==> flow/design.v <==
`timescale 1ns / 1ps
module uart_fifo #(
	parameter DATA_WIDTH = 8,
	parameter DATA_DEPTH = 8
)
(
	input wire aclk,
	input wire aresetn,
	input wire [DATA_WIDTH-1:0]s_axis_tdata,
	input wire s_axis_tvalid,
	output wire s_axis_tready,
	output wire [DATA_WIDTH-1:0]m_axis_tdata,
	output wire m_axis_tvalid,
	input wire m_axis_tready,
	output wire almost_empty,
	output wire almost_full
);
function integer clogb2;
    input [31:0]value;
    begin
        value = value - 1;
        for (clogb2 = 0; value > 0; clogb2 = clogb2 + 1) begin
            value = value >> 1;
        end
    end
endfunction
localparam RWIDTH = clogb2(DATA_DEPTH);
localparam CWIDTH = RWIDTH+1;
reg [DATA_WIDTH-1:0]data[DATA_DEPTH-1:0];
reg [RWIDTH-1:0]head;
reg [RWIDTH-1:0]tail;
reg [CWIDTH-1:0]count;
reg tready;
reg [DATA_WIDTH-1:0]tdata;
reg tvalid;
reg aempty;
reg afull;
wire wr_valid;
wire rd_valid;
integer i;
assign s_axis_tready = tready;
assign m_axis_tdata = tdata;
assign m_axis_tvalid = tvalid;
assign wr_valid = s_axis_tvalid & s_axis_tready;
assign rd_valid = m_axis_tvalid & m_axis_tready;
assign almost_empty = aempty;
assign almost_full = afull; 
always @(posedge aclk) begin
	if (aresetn == 1'b0) begin
		for (i = 0; i < DATA_DEPTH-1; i = i + 1) begin
			data[i] <= 0;
		end
		head <= 0;
		tail <= 0;
		count <= 0;
	end else begin
		case ({wr_valid,rd_valid})
		2'b00: begin
			head <= head;
			tail <= tail;
			count <= count;
		end
		2'b01: begin
			head <= head;
			tail <= tail + 1;
			count <= count - 1;
		end
		2'b10: begin
			data[head] <= s_axis_tdata;
			head <= head + 1;
			tail <= tail;
			count <= count + 1;
		end
		2'b11: begin
			data[head] <= s_axis_tdata;
			head <= head + 1;
			tail <= tail + 1;
			count <= count;
		end
		endcase
	end
end
always @(*) begin
	if (aresetn == 1'b0) begin
		tready <= 1'b0;
		tdata <= 0;
		tvalid <= 1'b0;
	end else begin
		tready <= (count < DATA_DEPTH) ? 1'b1 : 1'b0;
		tdata <= data[tail];
		tvalid <= (count > 0) ? 1'b1 : 1'b0;
	end
end
always @(*) begin
	if (aresetn == 1'b0) begin
		aempty <= 1'b0;
		afull <= 1'b0;
	end else begin
		aempty <= (count <= 1) ? 1'b1 : 1'b0;
		afull <= (count >= (DATA_DEPTH - 1)) ? 1'b1 : 1'b0;
	end
end
endmodule
`timescale 1ns / 1ps
module uart_prescaler
(
	input wire clk,
	input wire rst,
	input wire en,
	input wire [15:0]div,
	output wire stb,
	output wire half
);
reg [15:0]cnt;
reg stb_out;
reg half_out;
assign stb = stb_out;
assign half = half_out;
always @(posedge clk) begin
	if (rst == 1'b1) begin
		cnt <= 0;
	end else begin
		if (en == 1'b1) begin
			if (cnt == (div - 1)) begin
				cnt <= 0;
			end else begin
				cnt <= cnt + 1;
			end 
		end else begin
			cnt <= 0;
		end
	end
end
always @(*) begin
	if (rst == 1'b1) begin
		stb_out <= 1'b0;
	end else begin
		stb_out <= (cnt == (div - 1)) ? 1'b1 : 1'b0;
	end
end
always @(*) begin
	if (rst == 1'b1) begin
		half_out <= 1'b0;
	end else begin
		half_out <= (cnt == ({1'b0,div[15:1]} - 1)) ? 1'b1 : 1'b0;
	end
end
endmodule
`timescale 1ns / 1ps
module uart_rx #(
	parameter BAUD_PRESCALER = 12,	
	parameter PARITY = 0,
	parameter BYTE_SIZE = 8,
	parameter STOP_BITS = 0,
	parameter FIFO_DEPTH = 16
)
(
	input wire aclk,
	input wire aresetn,
	input wire [23:0]s_axis_config_tdata,
	input wire s_axis_config_tvalid,
	output wire s_axis_config_tready,
	output wire [15:0]m_axis_tdata,
	output wire [0:0]m_axis_tuser,
	output wire m_axis_tvalid,
	input wire m_axis_tready,
	input wire rxd,
	output wire rtsn
);
localparam STATE_IDLE = 0;
localparam STATE_START = 1;
localparam STATE_BYTE = 2;
localparam STATE_PAR = 3;
localparam STATE_STOP = 4;
localparam STATE_END = 5;
localparam PARITY_NONE = 3'd0;
localparam PARITY_EVEN = 3'd1;
localparam PARITY_ODD = 3'd2;
localparam PARITY_MARK = 3'd3;
localparam PARITY_SPACE = 3'd4;
localparam STOP_BITS_ONE = 1'd0;
localparam STOP_BITS_TWO = 1'd1;
reg [3:0]state;
reg [15:0]prescaler;
reg [2:0]parity;
reg [3:0]byte_size;
reg [0:0]stop_bits;
reg pre_en;
wire pre_stb;
wire pre_half;
reg [15:0]s_data;
reg s_valid;
wire s_ready;
reg [15:0]rx_data;
reg rx_par;
reg rx_par_rcv;
reg [7:0]byte_cnt;
reg [15:0]bit_cnt;
reg bit_rec;
reg parity_error;
wire afull;
(* IOB = "TRUE" *) reg rxd_in;
(* IOB = "TRUE" *) reg rtsn_out;
wire rx_fall;
wire rx_rise;
assign s_axis_config_tready = (state == STATE_IDLE) ? 1'b1 : 1'b0;
assign rtsn = rtsn_out;
always @(posedge aclk) begin
	if (aresetn == 1'b0) begin
		prescaler <= BAUD_PRESCALER;
		parity <= PARITY;
		byte_size <= BYTE_SIZE;
		stop_bits <= STOP_BITS;
	end else begin
		if ((s_axis_config_tvalid == 1'b1) && (s_axis_config_tready == 1'b1)) begin
			prescaler <= s_axis_config_tdata[15:0];
			parity <= s_axis_config_tdata[18:16];
			byte_size <= s_axis_config_tdata[22:19];
			stop_bits <= s_axis_config_tdata[23];
		end
	end
end
always @(posedge aclk) begin
	if (aresetn == 1'b0) begin
		rxd_in <= 1'b0;
		rtsn_out <= 1'b1;
	end else begin
		rxd_in <= rxd;
		rtsn_out <= (afull) ? 1'b1 : 1'b0;
	end
end
always @(posedge aclk) begin
	if (aresetn == 1'b0) begin
		bit_cnt <= 0;
	end else begin
		if (state != STATE_IDLE) begin
			if (pre_stb == 1'b1) begin
				bit_cnt <= 0;
			end else begin
				bit_cnt <= bit_cnt + rxd_in;
			end
		end else begin
			bit_cnt <= 0;
		end
	end
end
always @(*) begin
	if (aresetn == 1'b0) begin
		bit_rec <= 1'b0;
	end else begin
		bit_rec <= (bit_cnt >= {1'b0,prescaler[15:1]}) ? 1'b1 : 1'b0;
	end
end
always @(posedge aclk) begin
	if (aresetn == 1'b0) begin
		pre_en <= 1'b0;
		s_data <= 0;
		s_valid <= 1'b0;
		rx_data <= 0;
		byte_cnt <= 0;
		rx_par_rcv <= 1'b0;
		state <= STATE_IDLE;
	end else begin
		case (state)
		STATE_IDLE: begin
			if (rx_fall == 1'b1) begin
				pre_en <= 1'b1;
				state <= STATE_START;
			end else begin
				pre_en <= 1'b0;
			end
		end
		STATE_START: begin
			if (pre_stb == 1'b1) begin
				if (bit_rec == 1'b0) begin
					byte_cnt <= 0;
					rx_data <= 0;
					state <= STATE_BYTE;
				end else begin
					state <= STATE_IDLE;
				end
			end
		end
		STATE_BYTE: begin
			if (pre_stb == 1'b1) begin
				rx_data[byte_cnt] <= bit_rec;
				if (byte_cnt == (byte_size - 1)) begin
					if (parity == PARITY_NONE) begin
						state <= STATE_STOP;
					end else begin
						state <= STATE_PAR;
					end
				end else begin
					byte_cnt <= byte_cnt + 1;
				end
			end
		end
		STATE_PAR: begin
			if (pre_stb == 1'b1) begin
				rx_par_rcv <= bit_rec;
				state <= STATE_STOP;
			end
		end
		STATE_STOP: begin
			if (pre_half == 1'b1) begin
				state <= STATE_END;
			end
		end
		STATE_END: begin
			if (s_valid == 1'b0) begin
				s_valid <= 1'b1;
				s_data <= rx_data;
				if (rx_par != rx_par_rcv) begin
					parity_error <= 1'b1;
				end else begin
					parity_error <= 1'b0;
				end
			end else begin
				s_valid <= 1'b0;
				if (s_ready == 1'b1) begin
				end else begin
				end
				state <= STATE_IDLE;
			end
			pre_en <= 1'b0;
		end
		endcase
	end
end
always @(posedge aclk) begin
	if (aresetn == 1'b0) begin
		rx_par <= 1'b0;
	end else begin
		case (state)
		STATE_BYTE: begin
			if (pre_stb == 1'b1) begin
				case (parity)
				PARITY_EVEN: rx_par <= rx_par + bit_rec;
				PARITY_ODD: rx_par <= rx_par + bit_rec;
				default: rx_par <= rx_par;
				endcase
			end
		end
		STATE_PAR: begin
			rx_par <= rx_par;
		end
		STATE_STOP: begin
			rx_par <= rx_par;
		end
		default: begin
			case (parity)
			PARITY_EVEN: rx_par <= 1'b0;
			PARITY_ODD: rx_par <= 1'b1;
			PARITY_MARK: rx_par <= 1'b1;
			PARITY_SPACE: rx_par <= 1'b0;
			endcase
		end
		endcase
	end
end
uart_fifo #(
	.DATA_WIDTH(16+1),
	.DATA_DEPTH(FIFO_DEPTH)
) fifo_sync_inst (
	.aclk(aclk),
	.aresetn(aresetn),
	.s_axis_tdata({parity_error,s_data}),
	.s_axis_tvalid(s_valid),
	.s_axis_tready(s_ready),
	.m_axis_tdata({m_axis_tuser,m_axis_tdata}),
	.m_axis_tvalid(m_axis_tvalid),
	.m_axis_tready(m_axis_tready),
	.almost_full(afull)
);
uart_prescaler prescaler_inst (
	.clk(aclk),
	.rst(~aresetn),
	.en(pre_en),
	.div(prescaler),	
	.stb(pre_stb),
	.half(pre_half)
);
edge_detect #(
	.ZERO_DELAY("TRUE")
) edge_detect_inst (
	.clk(aclk),
	.sig(rxd_in),
	.fall(rx_fall),
	.rise(rx_rise)
);
endmodule
module edge_detect #(
	parameter ZERO_DELAY = "FALSE"
)
(
	input wire clk,
	input wire sig,
	output wire fall,
	output wire rise
);
reg [1:0]sig_ff;
reg fall_out;
reg rise_out;
assign fall = fall_out;
assign rise = rise_out;
always @(posedge clk) begin
	sig_ff[0] <= sig;
	sig_ff[1] <= sig_ff[0];
end
generate if (ZERO_DELAY == "FALSE") begin
	always @(posedge clk) begin
		if (sig_ff[0] & ~sig_ff[1]) begin
			rise_out <= 1'b1;
		end else begin
			rise_out <= 1'b0;
		end
		if (~sig_ff[0] & sig_ff[1]) begin
			fall_out <= 1'b1;
		end else begin
			fall_out <= 1'b0;
		end
	end
end else begin
	always @(sig, sig_ff[0]) begin
		rise_out <= sig & ~sig_ff[0];
		fall_out <= ~sig & sig_ff[0];
	end
end endgenerate
endmodule
`timescale 1ns / 1ps
module uart_tx #(
	parameter BAUD_PRESCALER = 12,
	parameter PARITY = 0,
	parameter BYTE_SIZE = 8,
	parameter STOP_BITS = 0,
	parameter FIFO_DEPTH = 16
)
(
	input wire aclk,
	input wire aresetn,
	input wire [23:0]s_axis_config_tdata,
	input wire s_axis_config_tvalid,
	output wire s_axis_config_tready,
	input wire [15:0]s_axis_tdata,
	input wire s_axis_tvalid,
	output wire s_axis_tready,
	output wire txd,
	input wire ctsn 
);
localparam PARITY_NONE = 3'd0;
localparam PARITY_EVEN = 3'd1;
localparam PARITY_ODD = 3'd2;
localparam PARITY_MARK = 3'd3;
localparam PARITY_SPACE = 3'd4;
localparam STOP_BITS_ONE = 1'd0;
localparam STOP_BITS_TWO = 1'd1;
localparam STATE_IDLE = 0;
localparam STATE_START = 1;
localparam STATE_BYTE = 2;
localparam STATE_PAR = 3;
localparam STATE_STOP = 4;
localparam STATE_END = 5;
reg [3:0]state;
reg [15:0]prescaler;
reg [2:0]parity;
reg [3:0]byte_size;
reg [0:0]stop_bits;
wire [15:0]m_data;
wire m_valid;
reg m_ready;
reg [15:0]counter;
reg pre_en;
wire pre_stb;
reg [15:0]tx_data;
reg tx_par;
(* IOB = "TRUE" *) reg txd_out;
assign txd = txd_out;
assign s_axis_config_tready = (state == STATE_IDLE) ? 1'b1 : 1'b0;
always @(posedge aclk) begin
	if (aresetn == 1'b0) begin
		prescaler <= BAUD_PRESCALER;
		parity <= PARITY;
		byte_size <= BYTE_SIZE;
		stop_bits <= STOP_BITS;
	end else begin
		if ((s_axis_config_tvalid == 1'b1) && (s_axis_config_tready == 1'b1)) begin
			prescaler <= s_axis_config_tdata[15:0];
			parity <= s_axis_config_tdata[18:16];
			byte_size <= s_axis_config_tdata[22:19];
			stop_bits <= s_axis_config_tdata[23];
		end
	end
end
always @(posedge aclk) begin
	if (aresetn <= 1'b0) begin
		txd_out <= 1'b0;
	end else begin
		case (state)
		STATE_IDLE: begin
			txd_out <= 1'b1;
		end
		STATE_START: begin
			txd_out <= 1'b0;
		end
		STATE_BYTE: begin
			txd_out <= tx_data[0];
		end
		STATE_PAR: begin
			txd_out <= tx_par;
		end
		STATE_STOP: begin
			txd_out <= 1'b1;
		end
		STATE_END: begin
			txd_out <= 1'b1;
		end
		default: begin
			txd_out <= 1'b1;
		end
		endcase
	end
end
always @(posedge aclk) begin
	if (aresetn == 1'b0) begin
		pre_en <= 1'b0;
		m_ready <= 1'b0;
		tx_data <= 0;
		counter <= 0;
		state <= STATE_IDLE;
	end else begin
		case (state)
		STATE_IDLE: begin
			if (m_ready == 1'b0) begin
				if (ctsn == 1'b0) begin
					m_ready <= 1'b1;
				end
			end else begin
				if (m_valid == 1'b1) begin
					m_ready <= 1'b0;
					tx_data <= m_data;
					counter <= 0;
					pre_en <= 1'b1;
					state <= STATE_START;
				end
			end
		end
		STATE_START: begin
			if (pre_stb == 1'b1) begin
				state <= STATE_BYTE;
			end
		end
		STATE_BYTE: begin
			if (pre_stb == 1'b1) begin
				tx_data[14:0] <= tx_data[15:1];
				if (counter == (byte_size - 1)) begin
					counter <= 0;
					if (parity == PARITY_NONE) begin
						state <= STATE_STOP;
					end else begin
						state <= STATE_PAR;
					end
				end else begin
					counter <= counter + 1;
				end
			end
		end
		STATE_PAR: begin
			if (pre_stb == 1'b1) begin
				state <= STATE_STOP;
			end
		end
		STATE_STOP: begin
			if (pre_stb == 1'b1) begin
				case (stop_bits)
				STOP_BITS_ONE: begin
					state <= STATE_END;
				end
				STOP_BITS_TWO: begin
					if (counter == 1) begin
						counter <= 0;
						state <= STATE_END;
					end else begin
						counter <= counter + 1;
					end
				end
				endcase
			end
		end
		STATE_END: begin
			if (m_ready == 1'b0) begin
				pre_en <= 1'b0;
				m_ready <= 1'b1;
			end else begin
				m_ready <= 1'b0;
				if (m_valid == 1'b1) begin
					tx_data <= m_data;
					pre_en <= 1'b1;
					state <= STATE_START;
				end else begin
					state <= STATE_IDLE;
				end
			end
		end
		default: begin
			state <= STATE_IDLE;
		end		
		endcase
	end
end
always @(posedge aclk) begin
	if (aresetn == 1'b0) begin
		tx_par <= 1'b0;
	end else begin
		case (state)
		STATE_BYTE: begin
			if (pre_stb == 1'b1) begin
				case (parity)
				PARITY_EVEN: tx_par <= tx_par + tx_data[0];
				PARITY_ODD: tx_par <= tx_par + tx_data[0];
				default: tx_par <= tx_par;
				endcase
			end
		end
		STATE_PAR: begin
			tx_par <= tx_par;
		end
		default: begin
			case (parity)
			PARITY_EVEN: tx_par <= 1'b0;
			PARITY_ODD: tx_par <= 1'b1;
			PARITY_MARK: tx_par <= 1'b1;
			PARITY_SPACE: tx_par <= 1'b0;
			endcase
		end
		endcase
	end
end
uart_fifo #(
	.DATA_WIDTH(16),
	.DATA_DEPTH(FIFO_DEPTH)
) fifo_sync_inst (
	.aclk(aclk),
	.aresetn(aresetn),
	.s_axis_tdata(s_axis_tdata),
	.s_axis_tvalid(s_axis_tvalid),
	.s_axis_tready(s_axis_tready),
	.m_axis_tdata(m_data),
	.m_axis_tvalid(m_valid),
	.m_axis_tready(m_ready)
);
uart_prescaler prescaler_inst (
	.clk(aclk),
	.rst(~aresetn),
	.en(pre_en),
	.div(prescaler),	
	.stb(pre_stb)
);
endmodule
`timescale 1ns / 1ps
module axis_uart_v1_0 #(
	parameter integer BAUD_PRESCALER = 10,	 
	parameter integer PARITY = 0, 			 
	parameter integer BYTE_SIZE = 8, 		 
	parameter integer STOP_BITS = 0, 		 
	parameter integer FIFO_DEPTH = 16,		 
	parameter integer FLOW_CONTROL = 1,		 
	parameter integer DYNAMIC_CONFIG = 1	 
)
(
	input wire aclk,
	input wire aresetn,
	input wire [23:0]s_axis_config_tdata,	 
	input wire s_axis_config_tvalid,
	output wire s_axis_config_tready,
	input wire [15:0]s_axis_tdata,
	input wire s_axis_tvalid,
	output wire s_axis_tready,
	output wire [15:0]m_axis_tdata,
	output wire m_axis_tuser,				 
	output wire m_axis_tvalid,
	input wire m_axis_tready,
	output wire tx,
	input wire rx,
	output wire rts,						 
	input wire cts							 
);
wire s_axis_config_tx_tready;
wire s_axis_config_rx_tready;
assign s_axis_config_tready = (DYNAMIC_CONFIG) ? s_axis_config_tx_tready & s_axis_config_rx_tready : 1'b0;
uart_tx #(
	.BAUD_PRESCALER(BAUD_PRESCALER),
	.PARITY(PARITY),
	.BYTE_SIZE(BYTE_SIZE),
	.STOP_BITS(STOP_BITS),
	.FIFO_DEPTH(FIFO_DEPTH)
) uart_tx_inst (
	.aclk(aclk),
	.aresetn(aresetn),
	.s_axis_config_tdata(s_axis_config_tdata),
	.s_axis_config_tvalid((DYNAMIC_CONFIG) ? (s_axis_config_tvalid & s_axis_config_rx_tready) : 1'b0),
	.s_axis_config_tready(s_axis_config_tx_tready),
	.s_axis_tdata(s_axis_tdata),
	.s_axis_tvalid(s_axis_tvalid),
	.s_axis_tready(s_axis_tready),
	.txd(tx),
	.ctsn(FLOW_CONTROL ? cts : 1'b0)
);
uart_rx #(
	.BAUD_PRESCALER(BAUD_PRESCALER),
	.PARITY(PARITY),
	.BYTE_SIZE(BYTE_SIZE),
	.STOP_BITS(STOP_BITS),
	.FIFO_DEPTH(FIFO_DEPTH)
) uart_rx_inst (
	.aclk(aclk),
	.aresetn(aresetn),
	.s_axis_config_tdata(s_axis_config_tdata),
	.s_axis_config_tvalid((DYNAMIC_CONFIG) ? (s_axis_config_tvalid & s_axis_config_tx_tready) : 1'b0),
	.s_axis_config_tready(s_axis_config_rx_tready),
	.m_axis_tdata(m_axis_tdata),
	.m_axis_tuser(m_axis_tuser),
	.m_axis_tvalid(m_axis_tvalid),
	.m_axis_tready(m_axis_tready),
	.rxd(rx),
	.rtsn(rts)
);
endmodule
==> Tool chain data of axis_uart_v1_0 <==
Each step is given for the RTL above and for the edited RTL.
"orig" refers to lines of the RTL above, "edited" to lines of the edited file.
"diff": "edited" minus "orig" as printed here.
Operators carry their Yosys type and port widths (W data, S select, Z words).
Cell names lack the library's common part.
{ "inputs": {"top_module": "axis_uart_v1_0", "clk_port": "aclk", "lib": "sky130hd", "lib_corner": "tt_025C_1v80"} }

==> The edit <==
The edit as a unified diff against the file above.
The edited RTL no longer does the same as the RTL above: the edit was made by script, with no optimisation intended.
begin of diff
@@ -196,5 +196,5 @@
 reg rx_par_rcv;
 reg [7:0]byte_cnt;
-reg [15:0]bit_cnt;
+reg [11:0]bit_cnt;
 reg bit_rec;
 reg parity_error;
end of diff

==> Word level <==
Yosys after proc, flatten, opt, wreduce and memory -nomap, before mapping. Print and check cells are not counted.
Memory sizes are those after Yosys's memory passes, which may raise the word count (mostly to a power of two), join words into wider ones and drop unused or constant bits.
{ "op_classes": {"columns": ["element", "orig", "edited", "diff"], "rows": [
  ["eq_ne", 58, 58, 0],
  ["n_mux", 120, 120, 0],
  ["n_logic", 22, 22, 0],
  ["reduce_and_logical", 55, 55, 0],
  ["compare", 7, 7, 0],
  ["addsub", 21, 21, 0],
  ["shifts", 2, 2, 0]
]} }
{ "op_table": {"columns": ["op", "orig", "edited", "diff"], "rows": [
  ["$add A16 B1 Y16", 1, 0, -1],
  ["$ge A16 B15 Y1", 1, 0, -1],
  ["$add A12 B1 Y12", 0, 1, 1],
  ["$ge A12 B15 Y1", 0, 1, 1]
]} }
Unchanged operator kinds not shown: 72.
{ "word_totals": {"columns": ["element", "orig", "edited", "diff"], "rows": [
  ["mem_bits_rw", 528, 528, 0],
  ["n_memories", 2, 2, 0],
  ["out_inout_bits", 22, 22, 0],
  ["regBits", 213, 209, -4],
  ["input_bits", 47, 47, 0],
  ["elab_cells", 323, 323, 0]
]} }

==> Longest topological paths <==
Yosys ltp: most cells in a row. Word level: on the elaborated netlist, between registers, memories and ports. Mapped: between sequential cells and ports; inverters and the memories' decode and read muxes count.
{ "depth": {"columns": ["element", "orig", "edited", "diff"], "rows": [
  ["depth_word", 9, 9, 0],
  ["ABC_AREA", "0", "0", null],
  ["ltp_mapped", 15, 14, -1],
  ["ltp_nobuf", 13, 13, 0]
]} }

==> After synthesis <==
Yosys stat after the flow's synthesis: flattened, memories mapped to cells. It holds for the ABC_AREA given above (unset counts as 0); a run with the other value may have another netlist.
{ "mapped": {"columns": ["element", "orig", "edited", "diff"], "rows": [
  ["flip_flops", 750, 746, -4],
  ["mapped_area_mm2", 0.0358719, 0.0353852, -0.0004867],
  ["stdcells", 2918, 2878, -40],
  ["seqArea_mm2", 0.0203095, 0.0202294, -0.0000801]
]} }
{ "by_type": {"columns": ["type", "orig", "edited", "diff"], "rows": [
  ["nand4_1", 52, 18, -34],
  ["mux2i_1", 25, 54, 29],
  ["a21oi_1", 138, 111, -27],
  ["o211ai_1", 6, 31, 25],
  ["and3_1", 19, 40, 21],
  ["or3_1", 27, 9, -18],
  ["a22oi_1", 1, 19, 18],
  ["o21ai_1", 21, 4, -17],
  ["xor2_1", 60, 76, 16],
  ["mux4_2", 165, 150, -15],
  ["xnor2_1", 71, 57, -14],
  ["a211oi_1", 19, 7, -12],
  ["a31o_2", 13, 1, -12],
  ["nor3_1", 32, 43, 11],
  ["clkbuf_1", 161, 171, 10],
  ["inv_1", 70, 60, -10],
  ["buf_2", 12, 3, -9],
  ["a31oi_1", 5, 14, 9]
]} }
Unchanged cell types not shown: 11.
The list need not be complete.
The figures by module come from a second, unflattened synthesis with its own total; it is not the netlist above.
{ "unflattened": {"columns": ["element", "orig", "edited", "diff"], "rows": [
  ["cells_unflattened", 3345, 3287, -58],
  ["hier_area_mm2", 0.0374647, 0.0369417, -0.0005230]
]} }
Rows give one instance, submodules left out.
{ "by_module_orig": {"columns": ["mod", "instances", "mod_area_mm2", "cells"], "rows": [
  ["uart_fifo", 1, 0.013518, 973],
  ["uart_fifo", 1, 0.0126772, 925],
  ["uart_rx", 1, 0.0047195, 596],
  ["uart_prescaler", 2, 0.0017467, 231],
  ["uart_tx", 1, 0.0030029, 383],
  ["edge_detect", 1, 0.000035, 3],
  ["axis_uart_v1_0", 1, 0.0000188, 3]
]} }
{ "by_module_edited": {"columns": ["mod", "instances", "mod_area_mm2", "cells"], "rows": [
  ["uart_fifo", 1, 0.013518, 973],
  ["uart_fifo", 1, 0.0126772, 925],
  ["uart_rx", 1, 0.0042015, 537],
  ["uart_prescaler", 2, 0.0017467, 231],
  ["uart_tx", 1, 0.0029979, 384],
  ["edge_detect", 1, 0.000035, 3],
  ["axis_uart_v1_0", 1, 0.0000188, 3]
]} }

==> Path before layout <==
Source: OpenSTA report_checks on the synthesized netlist (no wires, ideal clock, input and output delay 20% of the period each), path of least setup slack; recovery checks are left aside. Register names are those of the netlist, which keeps one name where synthesis merged equal registers.
{ "synth_timing": {"columns": ["element", "orig", "edited", "diff"], "rows": [
  ["path_type", "in2reg", "in2reg", null],
  ["startpoint", "in aresetn", "in aresetn", null],
  ["endpoint", "mem uart_rx_inst.fifo_sync_inst.data[4][0]", "mem uart_rx_inst.fifo_sync_inst.data[4][0]", null],
  ["path_delay_ps", 3101, 3035, -66],
  ["launch_ps", 1600, 1600, 0],
  ["input_delay_ps", 1600, 1600, 0],
  ["clock_period_ps", 8000, 8000, 0],
  ["path_slack_ps", 3299, 3366, 67],
  ["setup_time_ps", 415, 415, 0],
  ["t_arrival_ps", 4286, 4220, -66],
  ["path_buffers", 2, 1, -1],
  ["path_stages", 11, 9, -2],
  ["period_less_setup_slack_ps", 4701, 4634, -67]
]} }
"path_delay_ps" = arrival - input delay + setup time.
"path_stages" counts driving pins, that of a launching flip-flop among them; a cell with two outputs on the path counts twice.
"period_less_setup_slack_ps" = period - worst setup slack (recovery checks aside). The figure is calculated, with input and output delays left at 20% of the set period.
The rows between start and end are the longest chain of elaborated cells between them; the timing report does not say that the signal goes this way. Where chains are equally long, one stands for them.
Each line given opens the expression or statement behind the cell; cells for indexed reads and writes are added by Yosys, which also makes memories of some case tables.
orig: The path ends at the enable pin of a flip-flop; only ways to that pin are counted.
{ "synth_between_orig": {"cell_sequence": "inv_1 clkbuf_1 a21oi_1 and2_1 clkbuf_1 inv_1 ha_1 nor2_1 nor2_1 nand2_1 o21ai_0", "elab_chain_cells": 7, "cells_between": 16, "lines_between": 5} }
{ "synth_lines_orig": {"columns": ["element", "line_no", "source"], "rows": [
  ["start: declaration", 671, "input wire aresetn,"],
  ["$mux W1", 84, "if (aresetn == 1'b0) begin"],
  ["$and A1 B1 Y1", 45, "assign rd_valid = m_axis_tvalid & m_axis_tready;"],
  ["$eq A2 B2 Y1", 57, "case ({wr_valid,rd_valid})"],
  ["$reduce_or A3 Y1", null, null],
  ["$pmux W1 S2", 57, null],
  ["$mux W1", 49, "if (aresetn == 1'b0) begin"],
  ["$or A1 B1 Y1", null, null],
  ["end: declaration", 29, "reg [DATA_WIDTH-1:0]data[DATA_DEPTH-1:0];"]
]} }
Some nets on the timed path still bear RTL names; the line given drives or declares the net.
{ "synth_nets_orig": {"columns": ["net", "line_no"], "rows": [
  ["m_axis_tvalid", 84]
]} }
edited: The path ends at the enable pin of a flip-flop; only ways to that pin are counted.
{ "synth_between_edited": {"cell_sequence": "clkinv_1 a21oi_1 and2_1 clkbuf_1 ha_1 nor2_1 nor2_1 nand2_1 o21ai_0", "elab_chain_cells": 7, "cells_between": 16, "lines_between": 5} }
{ "synth_lines_edited": {"columns": ["element", "line_no", "source"], "rows": [
  ["start: declaration", 671, "input wire aresetn,"],
  ["$mux W1", 84, "if (aresetn == 1'b0) begin"],
  ["$and A1 B1 Y1", 45, "assign rd_valid = m_axis_tvalid & m_axis_tready;"],
  ["$eq A2 B2 Y1", 57, "case ({wr_valid,rd_valid})"],
  ["$reduce_or A3 Y1", null, null],
  ["$pmux W1 S2", 57, null],
  ["$mux W1", 49, "if (aresetn == 1'b0) begin"],
  ["$or A1 B1 Y1", null, null],
  ["end: declaration", 29, "reg [DATA_WIDTH-1:0]data[DATA_DEPTH-1:0];"]
]} }
{ "synth_nets_edited": {"columns": ["net", "line_no"], "rows": [
  ["m_axis_tvalid", 84]
]} }

==> Worst path after layout <==
From the final timing report of the runs of pair A: the path of least setup slack in the routed layout; clock arrival at registers is part of the times.
The report prints the path's times to 10 ps; the period is as set.
{ "layout_timing": {"columns": ["element", "orig", "edited", "diff"], "rows": [
  ["path_type", "reg2out", "reg2out", null],
  ["startpoint", "reg (no name shown)", "reg (no name shown)", null],
  ["endpoint", "out m_axis_tdata[14]", "out m_axis_tdata[7]", null],
  ["path_slack_ps", 930, 1020, 90],
  ["launch_ps", 650, 650, 0],
  ["path_buffers", 2, 2, 0],
  ["clock_period_ps", 5790, 5790, 0],
  ["path_stages", 6, 6, 0],
  ["t_arrival_ps", 3710, 3610, -100]
]} }
{ "layout_between_orig": {"cell_sequence": "dfxtp_4 buf_4 mux4_2 mux4_2 and2_1 clkdlybuf4s50_1"} }
{ "layout_lines_orig": {"columns": ["element", "line_no", "source"], "rows": [
  ["end: declaration", 678, "output wire [15:0]m_axis_tdata,"]
]} }
orig: Chain of elaborated cells between the ends: none given.
{ "layout_between_edited": {"cell_sequence": "dfxtp_4 buf_12 mux4_2 mux4_2 and2_1 clkdlybuf4s50_1"} }
{ "layout_lines_edited": {"columns": ["element", "line_no", "source"], "rows": [
  ["end: declaration", 678, "output wire [15:0]m_axis_tdata,"]
]} }
edited: Chain of elaborated cells between the ends: none given.

==> Layout results <==
Both versions went through the flow (Yosys, OpenROAD) with the same settings in each pair. Constraints: input delay and output delay 20% of the set period each, output load 0.01 pF.
{ "flow_settings_pair_A": {"CORE_UTILIZATION": 40, "period_ns": 5.79, "CAP_MARGIN": 20, "CORE_MARGIN": 2, "SLEW_MARGIN": 20} }
{ "measured_pair_A": {"columns": ["element", "orig", "edited", "diff"], "rows": [
  ["tns_ps", 0, 0, 0],
  ["cell_area_final_mm2", 0.0404063, 0.039892, -0.0005143],
  ["yosys_chip_area_mm2", 0.0358719, 0.0353852, -0.0004867],
  ["dieArea_mm2", 0.092091, 0.090857, -0.001234],
  ["post_route_util_pct", 45.6, 45.3, -0.3],
  ["fin_ws_ps", 926, 1020, 94],
  ["period_reached_ps", 4864, 4770, -94]
]} }
{ "flow_settings_pair_B": {"CORE_UTILIZATION": 24, "CTS_CLUSTER_DIAMETER": 256, "CTS_CLUSTER_SIZE": 58, "GPL_ROUTABILITY_DRIVEN": 1, "PLACE_DENSITY_LB_ADDON": 0.05, "SETUP_SLACK_MARGIN": 0.27, "TNS_END_PERCENT": 5, "period_ns": 4.45, "CAP_MARGIN": 20, "CORE_MARGIN": 2, "SLEW_MARGIN": 20} }
{ "measured_pair_B": {"columns": ["element", "orig", "edited", "diff"], "rows": [
  ["tns_ps", 0, 0, 0],
  ["cell_area_final_mm2", 0.0395304, 0.0390737, -0.0004567],
  ["yosys_chip_area_mm2", 0.0358719, 0.0353852, -0.0004867],
  ["dieArea_mm2", 0.152576, 0.150525, -0.002051],
  ["post_route_util_pct", 26.7, 26.7, 0.0],
  ["fin_ws_ps", 380, 290, -90],
  ["period_reached_ps", 4070, 4160, 90]
]} }
By "period_reached_ps" is meant the clock period of the run minus its worst setup slack. This is arithmetic on one report: input and output delays are still those of the set period (20% each).
